==> flow/design.v <==
`timescale 1ns / 1ps
module atomik_delta_acc #(
    parameter DELTA_WIDTH = 64       
)(
    input  wire                     clk,             
    input  wire                     rst_n,           
    input  wire [DELTA_WIDTH-1:0]   delta_in,        
    input  wire                     delta_valid,     
    input  wire [DELTA_WIDTH-1:0]   initial_state_in,    
    input  wire                     load_initial,        
    output wire [DELTA_WIDTH-1:0]   initial_state_out,       
    output wire [DELTA_WIDTH-1:0]   delta_accumulator_out,   
    output wire                     accumulator_zero     
);
    reg [DELTA_WIDTH-1:0] initial_state;
    reg [DELTA_WIDTH-1:0] delta_accumulator;
    always @(posedge clk or negedge rst_n) begin
        if (!rst_n) begin
            initial_state     <= {DELTA_WIDTH{1'b0}};
            delta_accumulator <= {DELTA_WIDTH{1'b0}};
        end
        else begin
            if (load_initial) begin
                initial_state     <= initial_state_in;
                delta_accumulator <= {DELTA_WIDTH{1'b0}};   
            end
            if (delta_valid) begin
                delta_accumulator <= delta_accumulator ^ delta_in;
            end
        end
    end
    assign initial_state_out     = initial_state;
    assign delta_accumulator_out = delta_accumulator;
    assign accumulator_zero = ~(|delta_accumulator);
endmodule
`timescale 1ns / 1ps
module atomik_parallel_acc #(
    parameter DELTA_WIDTH = 64,      
    parameter N_BANKS     = 4,       
    parameter BANK_SEL_W  = (N_BANKS > 1) ? $clog2(N_BANKS) : 1   
)(
    input  wire                              clk,
    input  wire                              rst_n,
    input  wire [DELTA_WIDTH-1:0]            delta_in,
    input  wire                              delta_valid,
    input  wire [N_BANKS*DELTA_WIDTH-1:0]    delta_parallel_in,
    input  wire [N_BANKS-1:0]                delta_parallel_valid,
    input  wire                              parallel_mode,
    input  wire [DELTA_WIDTH-1:0]            initial_state_in,
    input  wire                              load_initial,
    output wire [DELTA_WIDTH-1:0]            current_state,
    output wire [DELTA_WIDTH-1:0]            merged_accumulator,
    output wire                              accumulator_zero,
    output wire [BANK_SEL_W-1:0]             current_bank,
    output wire [N_BANKS-1:0]                bank_active
);
    reg [DELTA_WIDTH-1:0] initial_state  ;
    reg [BANK_SEL_W-1:0] bank_sel;
    always @(posedge clk or negedge rst_n) begin
        if (!rst_n) begin
            initial_state <= {DELTA_WIDTH{1'b0}};
        end
        else if (load_initial) begin
            initial_state <= initial_state_in;
        end
    end
    always @(posedge clk or negedge rst_n) begin
        if (!rst_n) begin
            bank_sel <= {BANK_SEL_W{1'b0}};
        end
        else if (load_initial) begin
            bank_sel <= {BANK_SEL_W{1'b0}};
        end
        else if (!parallel_mode && delta_valid) begin
            if (bank_sel == N_BANKS - 1)
                bank_sel <= {BANK_SEL_W{1'b0}};
            else
                bank_sel <= bank_sel + 1'b1;
        end
    end
    wire [N_BANKS-1:0] bank_delta_valid;
    wire [DELTA_WIDTH-1:0] bank_delta_in [0:N_BANKS-1];
    genvar gi;
    generate
        for (gi = 0; gi < N_BANKS; gi = gi + 1) begin : bank_input_mux
            assign bank_delta_valid[gi] = parallel_mode
                ? delta_parallel_valid[gi]
                : (delta_valid && (bank_sel == gi));
            assign bank_delta_in[gi] = parallel_mode
                ? delta_parallel_in[(gi+1)*DELTA_WIDTH-1 -: DELTA_WIDTH]
                : delta_in;
        end
    endgenerate
    wire [DELTA_WIDTH-1:0] bank_acc [0:N_BANKS-1];
    generate
        for (gi = 0; gi < N_BANKS; gi = gi + 1) begin : banks
            atomik_delta_acc #(
                .DELTA_WIDTH(DELTA_WIDTH)
            ) u_bank (
                .clk                  (clk),
                .rst_n                (rst_n),
                .delta_in             (bank_delta_in[gi]),
                .delta_valid          (bank_delta_valid[gi]),
                .initial_state_in     ({DELTA_WIDTH{1'b0}}),
                .load_initial         (load_initial),
                .initial_state_out    (),   
                .delta_accumulator_out(bank_acc[gi]),
                .accumulator_zero     ()    
            );
        end
    endgenerate
    wire [DELTA_WIDTH-1:0] merge_node [0:2*N_BANKS-2];
    generate
        for (gi = 0; gi < N_BANKS; gi = gi + 1) begin : merge_leaf
            assign merge_node[gi] = bank_acc[gi];
        end
        for (gi = 0; gi < N_BANKS - 1; gi = gi + 1) begin : merge_inner
            assign merge_node[N_BANKS + gi] = merge_node[2*gi] ^ merge_node[2*gi + 1];
        end
    endgenerate
    wire [DELTA_WIDTH-1:0] merged_acc_comb  ;
    assign merged_acc_comb = merge_node[2*N_BANKS - 2];
    wire [DELTA_WIDTH-1:0] state_recon  ;
    assign state_recon        = initial_state ^ merged_acc_comb;
    assign current_state      = state_recon;
    assign merged_accumulator = merged_acc_comb;
    assign accumulator_zero   = ~(|merged_acc_comb);
    assign current_bank = bank_sel;
    assign bank_active  = bank_delta_valid;
endmodule
module atomik_top_parallel #(
    parameter integer SYS_CLK_HZ = 94_500_000,
    parameter integer BAUD_RATE  = 115200,
    parameter integer N_BANKS    = 4
)(
    input  wire       sys_clk,
    input  wire       sys_rst_n,
    input  wire       uart_rx,
    output wire       uart_tx,
    output wire [5:0] led
);
    wire clk_int;
    wire pll_lock;
    assign clk_int  = sys_clk;
    assign pll_lock = 1'b1;
    reg [15:0] por_cnt;
    always @(posedge sys_clk or negedge sys_rst_n) begin
        if (!sys_rst_n)
            por_cnt <= 16'd0;
        else if (por_cnt != 16'hFFFF)
            por_cnt <= por_cnt + 16'd1;
    end
    wire por_done = (por_cnt == 16'hFFFF);
    reg [2:0] rst_sync;
    always @(posedge clk_int or negedge sys_rst_n) begin
        if (!sys_rst_n)
            rst_sync <= 3'b000;
        else
            rst_sync <= {rst_sync[1:0], (por_done & pll_lock)};
    end
    wire internal_rst_n = rst_sync[2];
    reg [23:0] heartbeat_cnt;
    always @(posedge clk_int or negedge internal_rst_n) begin
        if (!internal_rst_n)
            heartbeat_cnt <= 24'd0;
        else
            heartbeat_cnt <= heartbeat_cnt + 24'd1;
    end
    localparam integer BAUD_DIV = SYS_CLK_HZ / BAUD_RATE;
    localparam integer HALF_BIT = BAUD_DIV / 2;
    reg [15:0] rx_baud_cnt;
    reg [3:0]  rx_bit_cnt;
    reg [7:0]  rx_shift;
    reg [7:0]  rx_data;
    reg        rx_valid;
    reg [1:0]  rx_state;
    reg [2:0]  rx_sync;
    wire rx_pin = rx_sync[2];
    always @(posedge clk_int or negedge internal_rst_n) begin
        if (!internal_rst_n)
            rx_sync <= 3'b111;
        else
            rx_sync <= {rx_sync[1:0], uart_rx};
    end
    localparam RX_IDLE  = 2'd0;
    localparam RX_START = 2'd1;
    localparam RX_DATA  = 2'd2;
    localparam RX_STOP  = 2'd3;
    always @(posedge clk_int or negedge internal_rst_n) begin
        if (!internal_rst_n) begin
            rx_state    <= RX_IDLE;
            rx_baud_cnt <= 16'd0;
            rx_bit_cnt  <= 4'd0;
            rx_shift    <= 8'd0;
            rx_data     <= 8'd0;
            rx_valid    <= 1'b0;
        end else begin
            rx_valid <= 1'b0;
            case (rx_state)
                RX_IDLE: begin
                    if (!rx_pin) begin
                        rx_state    <= RX_START;
                        rx_baud_cnt <= 16'd0;
                    end
                end
                RX_START: begin
                    if (rx_baud_cnt == HALF_BIT[15:0]) begin
                        if (!rx_pin) begin
                            rx_state    <= RX_DATA;
                            rx_baud_cnt <= 16'd0;
                            rx_bit_cnt  <= 4'd0;
                        end else begin
                            rx_state <= RX_IDLE;
                        end
                    end else begin
                        rx_baud_cnt <= rx_baud_cnt + 16'd1;
                    end
                end
                RX_DATA: begin
                    if (rx_baud_cnt == BAUD_DIV[15:0] - 1) begin
                        rx_baud_cnt <= 16'd0;
                        rx_shift    <= {rx_pin, rx_shift[7:1]};
                        if (rx_bit_cnt == 4'd7)
                            rx_state <= RX_STOP;
                        else
                            rx_bit_cnt <= rx_bit_cnt + 4'd1;
                    end else begin
                        rx_baud_cnt <= rx_baud_cnt + 16'd1;
                    end
                end
                RX_STOP: begin
                    if (rx_baud_cnt == BAUD_DIV[15:0] - 1) begin
                        rx_data  <= rx_shift;
                        rx_valid <= 1'b1;
                        rx_state <= RX_IDLE;
                    end else begin
                        rx_baud_cnt <= rx_baud_cnt + 16'd1;
                    end
                end
            endcase
        end
    end
    reg [15:0] tx_baud_cnt;
    reg [3:0]  tx_bit_cnt;
    reg [7:0]  tx_shift;
    reg        tx_busy;
    reg        tx_out;
    reg        tx_start;
    reg [7:0]  tx_data;
    assign uart_tx = tx_out;
    always @(posedge clk_int or negedge internal_rst_n) begin
        if (!internal_rst_n) begin
            tx_baud_cnt <= 16'd0;
            tx_bit_cnt  <= 4'd0;
            tx_shift    <= 8'hFF;
            tx_busy     <= 1'b0;
            tx_out      <= 1'b1;
        end else begin
            if (!tx_busy && tx_start) begin
                tx_shift    <= tx_data;
                tx_busy     <= 1'b1;
                tx_bit_cnt  <= 4'd0;
                tx_baud_cnt <= 16'd0;
                tx_out      <= 1'b0;
            end else if (tx_busy) begin
                if (tx_baud_cnt == BAUD_DIV[15:0] - 1) begin
                    tx_baud_cnt <= 16'd0;
                    tx_bit_cnt  <= tx_bit_cnt + 4'd1;
                    case (tx_bit_cnt)
                        4'd0, 4'd1, 4'd2, 4'd3, 4'd4, 4'd5, 4'd6, 4'd7: begin
                            tx_out   <= tx_shift[0];
                            tx_shift <= {1'b1, tx_shift[7:1]};
                        end
                        4'd8: tx_out <= 1'b1;
                        4'd9: begin
                            tx_busy <= 1'b0;
                            tx_out  <= 1'b1;
                        end
                        default: begin
                            tx_busy <= 1'b0;
                            tx_out  <= 1'b1;
                        end
                    endcase
                end else begin
                    tx_baud_cnt <= tx_baud_cnt + 16'd1;
                end
            end
        end
    end
    reg         par_delta_valid;
    reg  [63:0] par_delta_in;
    reg         par_load_initial;
    reg  [63:0] par_initial_state_in;
    wire [63:0] par_current_state;
    wire [63:0] par_merged_acc;
    wire        par_acc_zero;
    atomik_parallel_acc #(
        .DELTA_WIDTH (64),
        .N_BANKS     (N_BANKS)
    ) u_parallel_acc (
        .clk                  (clk_int),
        .rst_n                (internal_rst_n),
        .delta_in             (par_delta_in),
        .delta_valid          (par_delta_valid),
        .delta_parallel_in    ({N_BANKS*64{1'b0}}),
        .delta_parallel_valid ({N_BANKS{1'b0}}),
        .parallel_mode        (1'b0),    
        .initial_state_in     (par_initial_state_in),
        .load_initial         (par_load_initial),
        .current_state        (par_current_state),
        .merged_accumulator   (par_merged_acc),
        .accumulator_zero     (par_acc_zero),
        .current_bank         (),
        .bank_active          ()
    );
    localparam CMD_IDLE      = 4'd0;
    localparam CMD_LOAD      = 4'd1;
    localparam CMD_ACCUM     = 4'd2;
    localparam CMD_READ      = 4'd3;
    localparam CMD_READ_WAIT = 4'd4;
    localparam CMD_STATUS    = 4'd5;
    localparam CMD_TX_START  = 4'd7;
    localparam CMD_TX_WAIT   = 4'd8;
    localparam CMD_TX_DONE   = 4'd9;
    reg [3:0]  cmd_state;
    reg [3:0]  byte_cnt;
    reg [63:0] cmd_buffer;
    reg [63:0] tx_buffer;
    reg [3:0]  tx_byte_cnt;
    reg [3:0]  tx_bytes_total;
    reg        cmd_active;
    always @(posedge clk_int or negedge internal_rst_n) begin
        if (!internal_rst_n) begin
            cmd_state            <= CMD_IDLE;
            byte_cnt             <= 4'd0;
            cmd_buffer           <= 64'd0;
            tx_buffer            <= 64'd0;
            tx_byte_cnt          <= 4'd0;
            tx_bytes_total       <= 4'd0;
            tx_start             <= 1'b0;
            tx_data              <= 8'd0;
            cmd_active           <= 1'b0;
            par_delta_valid      <= 1'b0;
            par_delta_in         <= 64'd0;
            par_load_initial     <= 1'b0;
            par_initial_state_in <= 64'd0;
        end else begin
            tx_start         <= 1'b0;
            par_delta_valid  <= 1'b0;
            par_load_initial <= 1'b0;
            case (cmd_state)
                CMD_IDLE: begin
                    cmd_active <= 1'b0;
                    if (rx_valid) begin
                        case (rx_data)
                            8'h4C: begin   
                                cmd_state  <= CMD_LOAD;
                                byte_cnt   <= 4'd0;
                                cmd_buffer <= 64'd0;
                                cmd_active <= 1'b1;
                            end
                            8'h41: begin   
                                cmd_state  <= CMD_ACCUM;
                                byte_cnt   <= 4'd0;
                                cmd_buffer <= 64'd0;
                                cmd_active <= 1'b1;
                            end
                            8'h52: begin   
                                cmd_state  <= CMD_READ;
                                cmd_active <= 1'b1;
                            end
                            8'h53: begin   
                                cmd_state  <= CMD_STATUS;
                                cmd_active <= 1'b1;
                            end
                            default: ;
                        endcase
                    end
                end
                CMD_LOAD: begin
                    if (rx_valid) begin
                        cmd_buffer <= {cmd_buffer[55:0], rx_data};
                        if (byte_cnt == 4'd7) begin
                            par_initial_state_in <= {cmd_buffer[55:0], rx_data};
                            par_load_initial     <= 1'b1;
                            cmd_state            <= CMD_IDLE;
                            cmd_active           <= 1'b0;
                        end else begin
                            byte_cnt <= byte_cnt + 4'd1;
                        end
                    end
                end
                CMD_ACCUM: begin
                    if (rx_valid) begin
                        cmd_buffer <= {cmd_buffer[55:0], rx_data};
                        if (byte_cnt == 4'd7) begin
                            par_delta_in    <= {cmd_buffer[55:0], rx_data};
                            par_delta_valid <= 1'b1;
                            cmd_state       <= CMD_IDLE;
                            cmd_active      <= 1'b0;
                        end else begin
                            byte_cnt <= byte_cnt + 4'd1;
                        end
                    end
                end
                CMD_READ: begin
                    cmd_state <= CMD_READ_WAIT;
                end
                CMD_READ_WAIT: begin
                    tx_buffer      <= par_current_state;
                    tx_byte_cnt    <= 4'd0;
                    tx_bytes_total <= 4'd8;
                    cmd_state      <= CMD_TX_START;
                end
                CMD_STATUS: begin
                    tx_buffer      <= {par_acc_zero, 63'd0};
                    tx_byte_cnt    <= 4'd0;
                    tx_bytes_total <= 4'd1;
                    cmd_state      <= CMD_TX_START;
                end
                CMD_TX_START: begin
                    if (tx_byte_cnt < tx_bytes_total) begin
                        tx_data     <= tx_buffer[63:56];
                        tx_buffer   <= {tx_buffer[55:0], 8'd0};
                        tx_start    <= 1'b1;
                        tx_byte_cnt <= tx_byte_cnt + 4'd1;
                        cmd_state   <= CMD_TX_WAIT;
                    end else begin
                        cmd_state <= CMD_IDLE;
                    end
                end
                CMD_TX_WAIT: begin
                    if (tx_busy)
                        cmd_state <= CMD_TX_DONE;
                end
                CMD_TX_DONE: begin
                    if (!tx_busy) begin
                        if (tx_byte_cnt < tx_bytes_total)
                            cmd_state <= CMD_TX_START;
                        else
                            cmd_state <= CMD_IDLE;
                    end
                end
                default: cmd_state <= CMD_IDLE;
            endcase
        end
    end
    reg [19:0] rx_activity;
    always @(posedge clk_int or negedge internal_rst_n) begin
        if (!internal_rst_n)
            rx_activity <= 20'd0;
        else if (rx_valid)
            rx_activity <= 20'hFFFFF;
        else if (rx_activity != 20'd0)
            rx_activity <= rx_activity - 20'd1;
    end
    assign led[5] = ~pll_lock;
    assign led[4] = ~heartbeat_cnt[23];
    assign led[3] = ~cmd_active;
    assign led[2] = ~par_acc_zero;
    assign led[1] = ~tx_busy;
    assign led[0] = ~(rx_activity != 20'd0);
endmodule
; Tool chain data of atomik_top_parallel
; Tool output for the design above, in the order of the flow.
; Lines are those of the file above, counted from 1.
; Operators: Yosys type, input widths -> output width; for muxes data width and select width s.
; Cell names lack the library's common part.
; A cell with n/a has no value.
[design]
top = atomik_top_parallel
clock = sys_clk
cell_library = sky130hd
corner = tt_025C_1v80

; Elaborated design
; Source: Yosys, flattened and elaborated. Widths are those after wreduce. Registers that Yosys merges into a memory's read port (data or address) are not register bits. Print and check cells do not count.
[bits]
input_bits = 3
elab_cells = 239
register_bits = 733
out_inout_bits = 7
[op_classes]
n_logic = 13
compare = 1
mux = 81
equal = 50
add_sub_neg = 10
reduce_logical = 49
[ops]
columns = operator, count
row1 = $xor 64x64->64, 8
row2 = $mux 64, 6
row3 = $pmux 64 s3, 1
row4 = $mux 56, 3
row5 = $pmux 56 s2, 1
row6 = $mux 16, 7
row7 = $mux 4, 18
row8 = $reduce_or 64->1, 1
row9 = $pmux 16 s4, 1
row10 = $add 16x1->16 const B, 3
row11 = $mux 20, 2
row12 = $eq 4x3->1 const B, 9
row13 = $eq 16x10->1 const B, 2
row14 = $eq 8x7->1 const B, 4
row15 = $pmux 4 s2, 4
row16 = $mux 8, 4
row17 = $ne 2x2->1 const B, 14
row18 = $pmux 4 s7, 1
row19 = $reduce_bool 2->1, 12
row20 = $add 24x1->24 const B, 1
row21 = $sub 20x1->20 const B, 1
row22 = $reduce_bool 20->1, 1
row23 = $mux 1, 20
row24 = $mux 2, 9
row25 = $eq 16x16->1 const B, 1
row26 = $ne 16x16->1 const B, 1
row27 = $eq 16x9->1 const B, 1
row28 = $add 4x1->4 const B, 4
; Not listed: further kinds 29, cells in them 64.

; Depth
; Longest topological path by Yosys (ltp), each cell counted once; first at word level (registers and memories cut), then after technology mapping (sequential cells cut; the memories' decode and read muxes count).
[logic_depth]
ltp_word = 6
abc_area = 0
depth_mapped = 10
depth_no_buf = 8

; Mapped cells and area
; The flow's flattened synthesis, as Yosys stat reports it; memories are mapped. The netlist is that of the ABC_AREA named above (0 if unset); the other value can give another one.
[types]
columns = cell_type, count, type_area_um2
row1 = dfrtp_1, 724, 1.81E+04
row2 = o21ai_0, 648, 3243.11
row3 = nand2_1, 776, 2.91E+03
row4 = xnor2_1, 276, 2.42E+03
row5 = mux2_2, 202, 2.27E+03
row6 = clkbuf_1, 164, 615.59
row7 = nor2_1, 152, 570.547
row8 = dfstp_2, 14, 367.853
row9 = a221oi_1, 39, 341.578
row10 = xor2_1, 33, 289.027
row11 = ha_1, 19, 237.728
row12 = buf_1, 61, 228.97
row13 = nand4_1, 31, 193.936
row14 = a21oi_1, 37, 185.178
row15 = nand3_1, 30, 150.144
row16 = nand2b_1, 22, 137.632
row17 = inv_1, 36, 135.13
row18 = and3_1, 20, 125.12
; Not listed: further types 56, cells in them 184.
[mapped]
flip_flops = 738
stdcells = 3468
sequential_area_mm2 = 0.0184852
n_buf = 240
yosys_area_mm2 = 0.0339676
; The figures by module come from a second, unflattened synthesis with its own total; it is not the netlist above.
[unflattened]
cells_unflattened = 4664
hier_area_mm2 = 0.0480486
; Rows give one instance, submodules left out.
[modules]
columns = module, cells, seq_area_mm2, mod_area_mm2, instances
row1 = atomik_delta_acc #(DELTA_WIDTH=64), 496, 0.0032031, 0.005718, 4
row2 = atomik_top_parallel, 1582, 0.0104275, 0.0175856, 1
row3 = atomik_parallel_acc, 1098, 0.0016516, 0.007591, 1

; Path before layout
; Path of least setup slack by OpenSTA after synthesis, without wires, with an ideal clock, recovery checks aside; 20% of the period is set as input and as output delay. Where synthesis merged equal registers, the netlist keeps one of their names.
[synth_path]
path_type = reg-to-output
start = register rx_activity[10]
end = output port led[0]
path_buffers = 1
arrival_time_ns = 1.723
out_delay_ns = 2.000
required_time_ns = 8.000
delay_ns = 1.723
path_stages = 5
period_ns = 10.0
launch_ns = 0.000
setup_slack_ns = 6.277
synth_period_reached_ns = 3.723
; "delay_ns" = arrival - input delay + setup time.
; At an output port there is no setup time.
; "path_stages" counts driving pins, that of a launching flip-flop among them; a cell with two outputs on the path counts twice.
; "synth_period_reached_ns" = period - worst setup slack (recovery checks aside). The figure is calculated, with input and output delays left at 20% of the set period.
; The rows between start and end are the longest chain of elaborated cells between them; the timing report does not say that the signal goes this way. Where chains are equally long, one stands for them.
; A line is the first line of the expression or statement that the cell stems from. Yosys adds cells for indexed reads and writes and turns some case tables into memories.
; At most two assigning lines are given for a register; there are more.
[synth_via]
path_cell_list = dfrtp_1 -> or4_1 -> nor4_4 -> and2_1 -> clkbuf_1
elab_chain_cells = 2
cone_cells = 2
classes_between = logic (1); reduce/logical (1)
[synth_lines]
columns = item, line
row1 = from (decl), 448  ; reg [19:0] rx_activity;
row2 = from (assign), 451  ; rx_activity <= 20'd0;
row3 = from (assign), 455  ; rx_activity <= rx_activity - 20'd1;
row4 = $reduce_bool 20->1, 462  ; assign led[0] = ~(rx_activity != 20'd0);
row5 = $not 1->1, 462
row6 = to (decl), 140  ; output wire [5:0] led

; Worst path after layout
; Path of least setup slack in the final report of run 1 (OpenROAD, finished layout, wires in). Where an end is a register, its clock arrival counts in the times.
[layout_path]
path_type = reg-to-output
start = register u_parallel_acc.banks[2].u_bank.delta_accumulator[33]
end = output port led[2]
arrival_time_ns = 3.60
launch_ns = 0.62
out_delay_ns = 1.14
path_stages = 7
required_time_ns = 4.57
period_ns = 5.71
setup_slack_ns = 0.97
path_buffers = 1
; The rows between start and end are the longest chain of elaborated cells between them; the timing report does not say that the signal goes this way. Where chains are equally long, one stands for them.
; At most two assigning lines are given for a register; there are more.
[layout_via]
path_cell_list = dfrtp_1 -> xnor2_1 -> xnor2_1 -> nand4_1 -> nor4_1 -> nand4_1 -> clkdlybuf4s50_1
elab_chain_cells = 3
cone_cells = 3
cone_lines = 2
classes_between = logic (2); reduce/logical (1)
[layout_lines]
columns = item, line
row1 = from (decl), 16  ; reg [DELTA_WIDTH-1:0] delta_accumulator;
row2 = from (assign), 20  ; delta_accumulator <= {DELTA_WIDTH{1'b0}};
row3 = from (assign), 28  ; delta_accumulator <= delta_accumulator ^ delta_in;
row4 = $xor 64x64->64 x2, 118  ; assign merge_node[N_BANKS + gi] = merge_node[2*gi] ^ merge_node[2*gi + 1];
row5 = $reduce_or 64->1, 127  ; assign accumulator_zero   = ~(|merged_acc_comb);
row6 = to (decl), 140  ; output wire [5:0] led

Design atomik_top_parallel on sky130hd. What follows are 4 stored runs of the flow, each under its own settings; their order means nothing. The constraints put input and output delay at 20% of the set period each and load the outputs with 0.01 pF.
"timing.worst_path_ns" means the part of the period allowed to the worst setup path (the constraints hold back 20% at inputs and 20% at outputs) less its slack; where the path has registers, the arrival times of their clocks count too.
"power_mw" rests on the timing tool's default activity at the inputs, not on a simulated workload.

# run 1
==> flow/run.sh <==
#!/bin/bash
# the make line also repeats the synthesis and layout settings of config.mk as NAME=value (left out here)
make -C /OpenROAD-flow-scripts/flow DESIGN_CONFIG=/design/flow/config.mk WORK_HOME=/design/flow/orfs CLKGATE_MAP_FILE= finish
==> flow/config.mk <==
export PLATFORM = sky130hd
export DESIGN_NAME = atomik_top_parallel
export DESIGN_NICKNAME = atomik_top_parallel
export VERILOG_FILES = /design/flow/design.v
export SDC_FILE = /design/flow/constraint.sdc
export NUM_CORES = 4
export LEC_CHECK = 0
export CAP_MARGIN = 20
export CORE_MARGIN = 2
export CORE_UTILIZATION = 40
export PLACE_DENSITY = 0.6
export SLEW_MARGIN = 20
==> flow/constraint.sdc <==
create_clock -name core_clock -period 5.71 [get_ports {sys_clk}]
set_input_delay 1.1420 -clock core_clock [delete_from_list [all_inputs] [get_ports {sys_clk}]]
set_output_delay 1.1420 -clock core_clock [all_outputs]
set_load 0.01 [all_outputs]

==> run 1: results <==
setup_ws_ns=0.972
final_setup_tns_ns=0.000
synthesis_area_mm2=0.0339676
power_mw=10.928
final_die_area_mm2=0.0872671
finalUtil_pct=45.2
timing.worst_path_ns=3.60
worst_path_kind="reg-to-output"

# run 2
==> flow/run.sh <==
#!/bin/bash
# the make line also repeats the synthesis and layout settings of config.mk as NAME=value (left out here)
make -C /OpenROAD-flow-scripts/flow DESIGN_CONFIG=/design/flow/config.mk WORK_HOME=/design/flow/orfs CLKGATE_MAP_FILE= finish
==> flow/config.mk <==
export PLATFORM = sky130hd
export DESIGN_NAME = atomik_top_parallel
export DESIGN_NICKNAME = atomik_top_parallel
export VERILOG_FILES = /design/flow/design.v
export SDC_FILE = /design/flow/constraint.sdc
export NUM_CORES = 4
export LEC_CHECK = 0
export CAP_MARGIN = 20
export CELL_PAD_IN_SITES_DETAIL_PLACEMENT = 0
export CORE_ASPECT_RATIO = 0.65
export CORE_MARGIN = 2
export CORE_UTILIZATION = 58
export CTS_CLUSTER_DIAMETER = 278
export CTS_CLUSTER_SIZE = 92
export GPL_ROUTABILITY_DRIVEN = 0
export HOLD_SLACK_MARGIN = -0.04
export MIN_ROUTING_LAYER = met2
export PLACE_DENSITY_LB_ADDON = 0.11
export SLEW_MARGIN = 40
==> flow/constraint.sdc <==
create_clock -name core_clock -period 3.65 [get_ports {sys_clk}]
set_input_delay 0.7300 -clock core_clock [delete_from_list [all_inputs] [get_ports {sys_clk}]]
set_output_delay 0.7300 -clock core_clock [all_outputs]
set_load 0.01 [all_outputs]

==> run 2: results <==
setup_ws_ns=-0.029
final_setup_tns_ns=-0.029
synthesis_area_mm2=0.0339676
power_mw=11.342
final_die_area_mm2=0.0605623
finalUtil_pct=61.2
timing.worst_path_ns=2.95
worst_path_kind="reg-to-output"

# run 3
==> flow/run.sh <==
#!/bin/bash
# the make line also repeats the synthesis and layout settings of config.mk as NAME=value (left out here)
make -C /OpenROAD-flow-scripts/flow DESIGN_CONFIG=/design/flow/config.mk WORK_HOME=/design/flow/orfs CLKGATE_MAP_FILE= finish
==> flow/config.mk <==
export PLATFORM = sky130hd
export DESIGN_NAME = atomik_top_parallel
export DESIGN_NICKNAME = atomik_top_parallel
export VERILOG_FILES = /design/flow/design.v
export SDC_FILE = /design/flow/constraint.sdc
export NUM_CORES = 4
export LEC_CHECK = 0
export CAP_MARGIN = 20
export CELL_PAD_IN_SITES_DETAIL_PLACEMENT = 0
export CORE_MARGIN = 3
export CORE_UTILIZATION = 22
export CTS_CLUSTER_DIAMETER = 278
export CTS_CLUSTER_SIZE = 92
export GPL_ROUTABILITY_DRIVEN = 0
export PLACE_DENSITY_LB_ADDON = 0.11
export SLEW_MARGIN = 20
==> flow/constraint.sdc <==
create_clock -name core_clock -period 5.43 [get_ports {sys_clk}]
set_input_delay 1.0860 -clock core_clock [delete_from_list [all_inputs] [get_ports {sys_clk}]]
set_output_delay 1.0860 -clock core_clock [all_outputs]
set_load 0.01 [all_outputs]

==> run 3: results <==
setup_ws_ns=0.459
final_setup_tns_ns=0.000
synthesis_area_mm2=0.0339676
power_mw=7.758
final_die_area_mm2=0.159149
finalUtil_pct=23.9
timing.worst_path_ns=3.88
worst_path_kind="reg-to-output"

# run 4
==> flow/run.sh <==
#!/bin/bash
# the make line also repeats the synthesis and layout settings of config.mk as NAME=value (left out here)
make -C /OpenROAD-flow-scripts/flow DESIGN_CONFIG=/design/flow/config.mk WORK_HOME=/design/flow/orfs CLKGATE_MAP_FILE= finish
==> flow/config.mk <==
export PLATFORM = sky130hd
export DESIGN_NAME = atomik_top_parallel
export DESIGN_NICKNAME = atomik_top_parallel
export VERILOG_FILES = /design/flow/design.v
export SDC_FILE = /design/flow/constraint.sdc
export NUM_CORES = 4
export LEC_CHECK = 0
export CAP_MARGIN = 20
export CELL_PAD_IN_SITES_DETAIL_PLACEMENT = 2
export CORE_MARGIN = 2
export CORE_UTILIZATION = 50
export CTS_CLUSTER_DIAMETER = 121
export GPL_ROUTABILITY_DRIVEN = 0
export HOLD_SLACK_MARGIN = -0.04
export MAX_ROUTING_LAYER = met4
export MIN_ROUTING_LAYER = met2
export SLEW_MARGIN = 20
==> flow/constraint.sdc <==
create_clock -name core_clock -period 4.53 [get_ports {sys_clk}]
set_input_delay 0.9060 -clock core_clock [delete_from_list [all_inputs] [get_ports {sys_clk}]]
set_output_delay 0.9060 -clock core_clock [all_outputs]
set_load 0.01 [all_outputs]

==> run 4: results <==
outcome="no results, routing failed with GRT-0232"
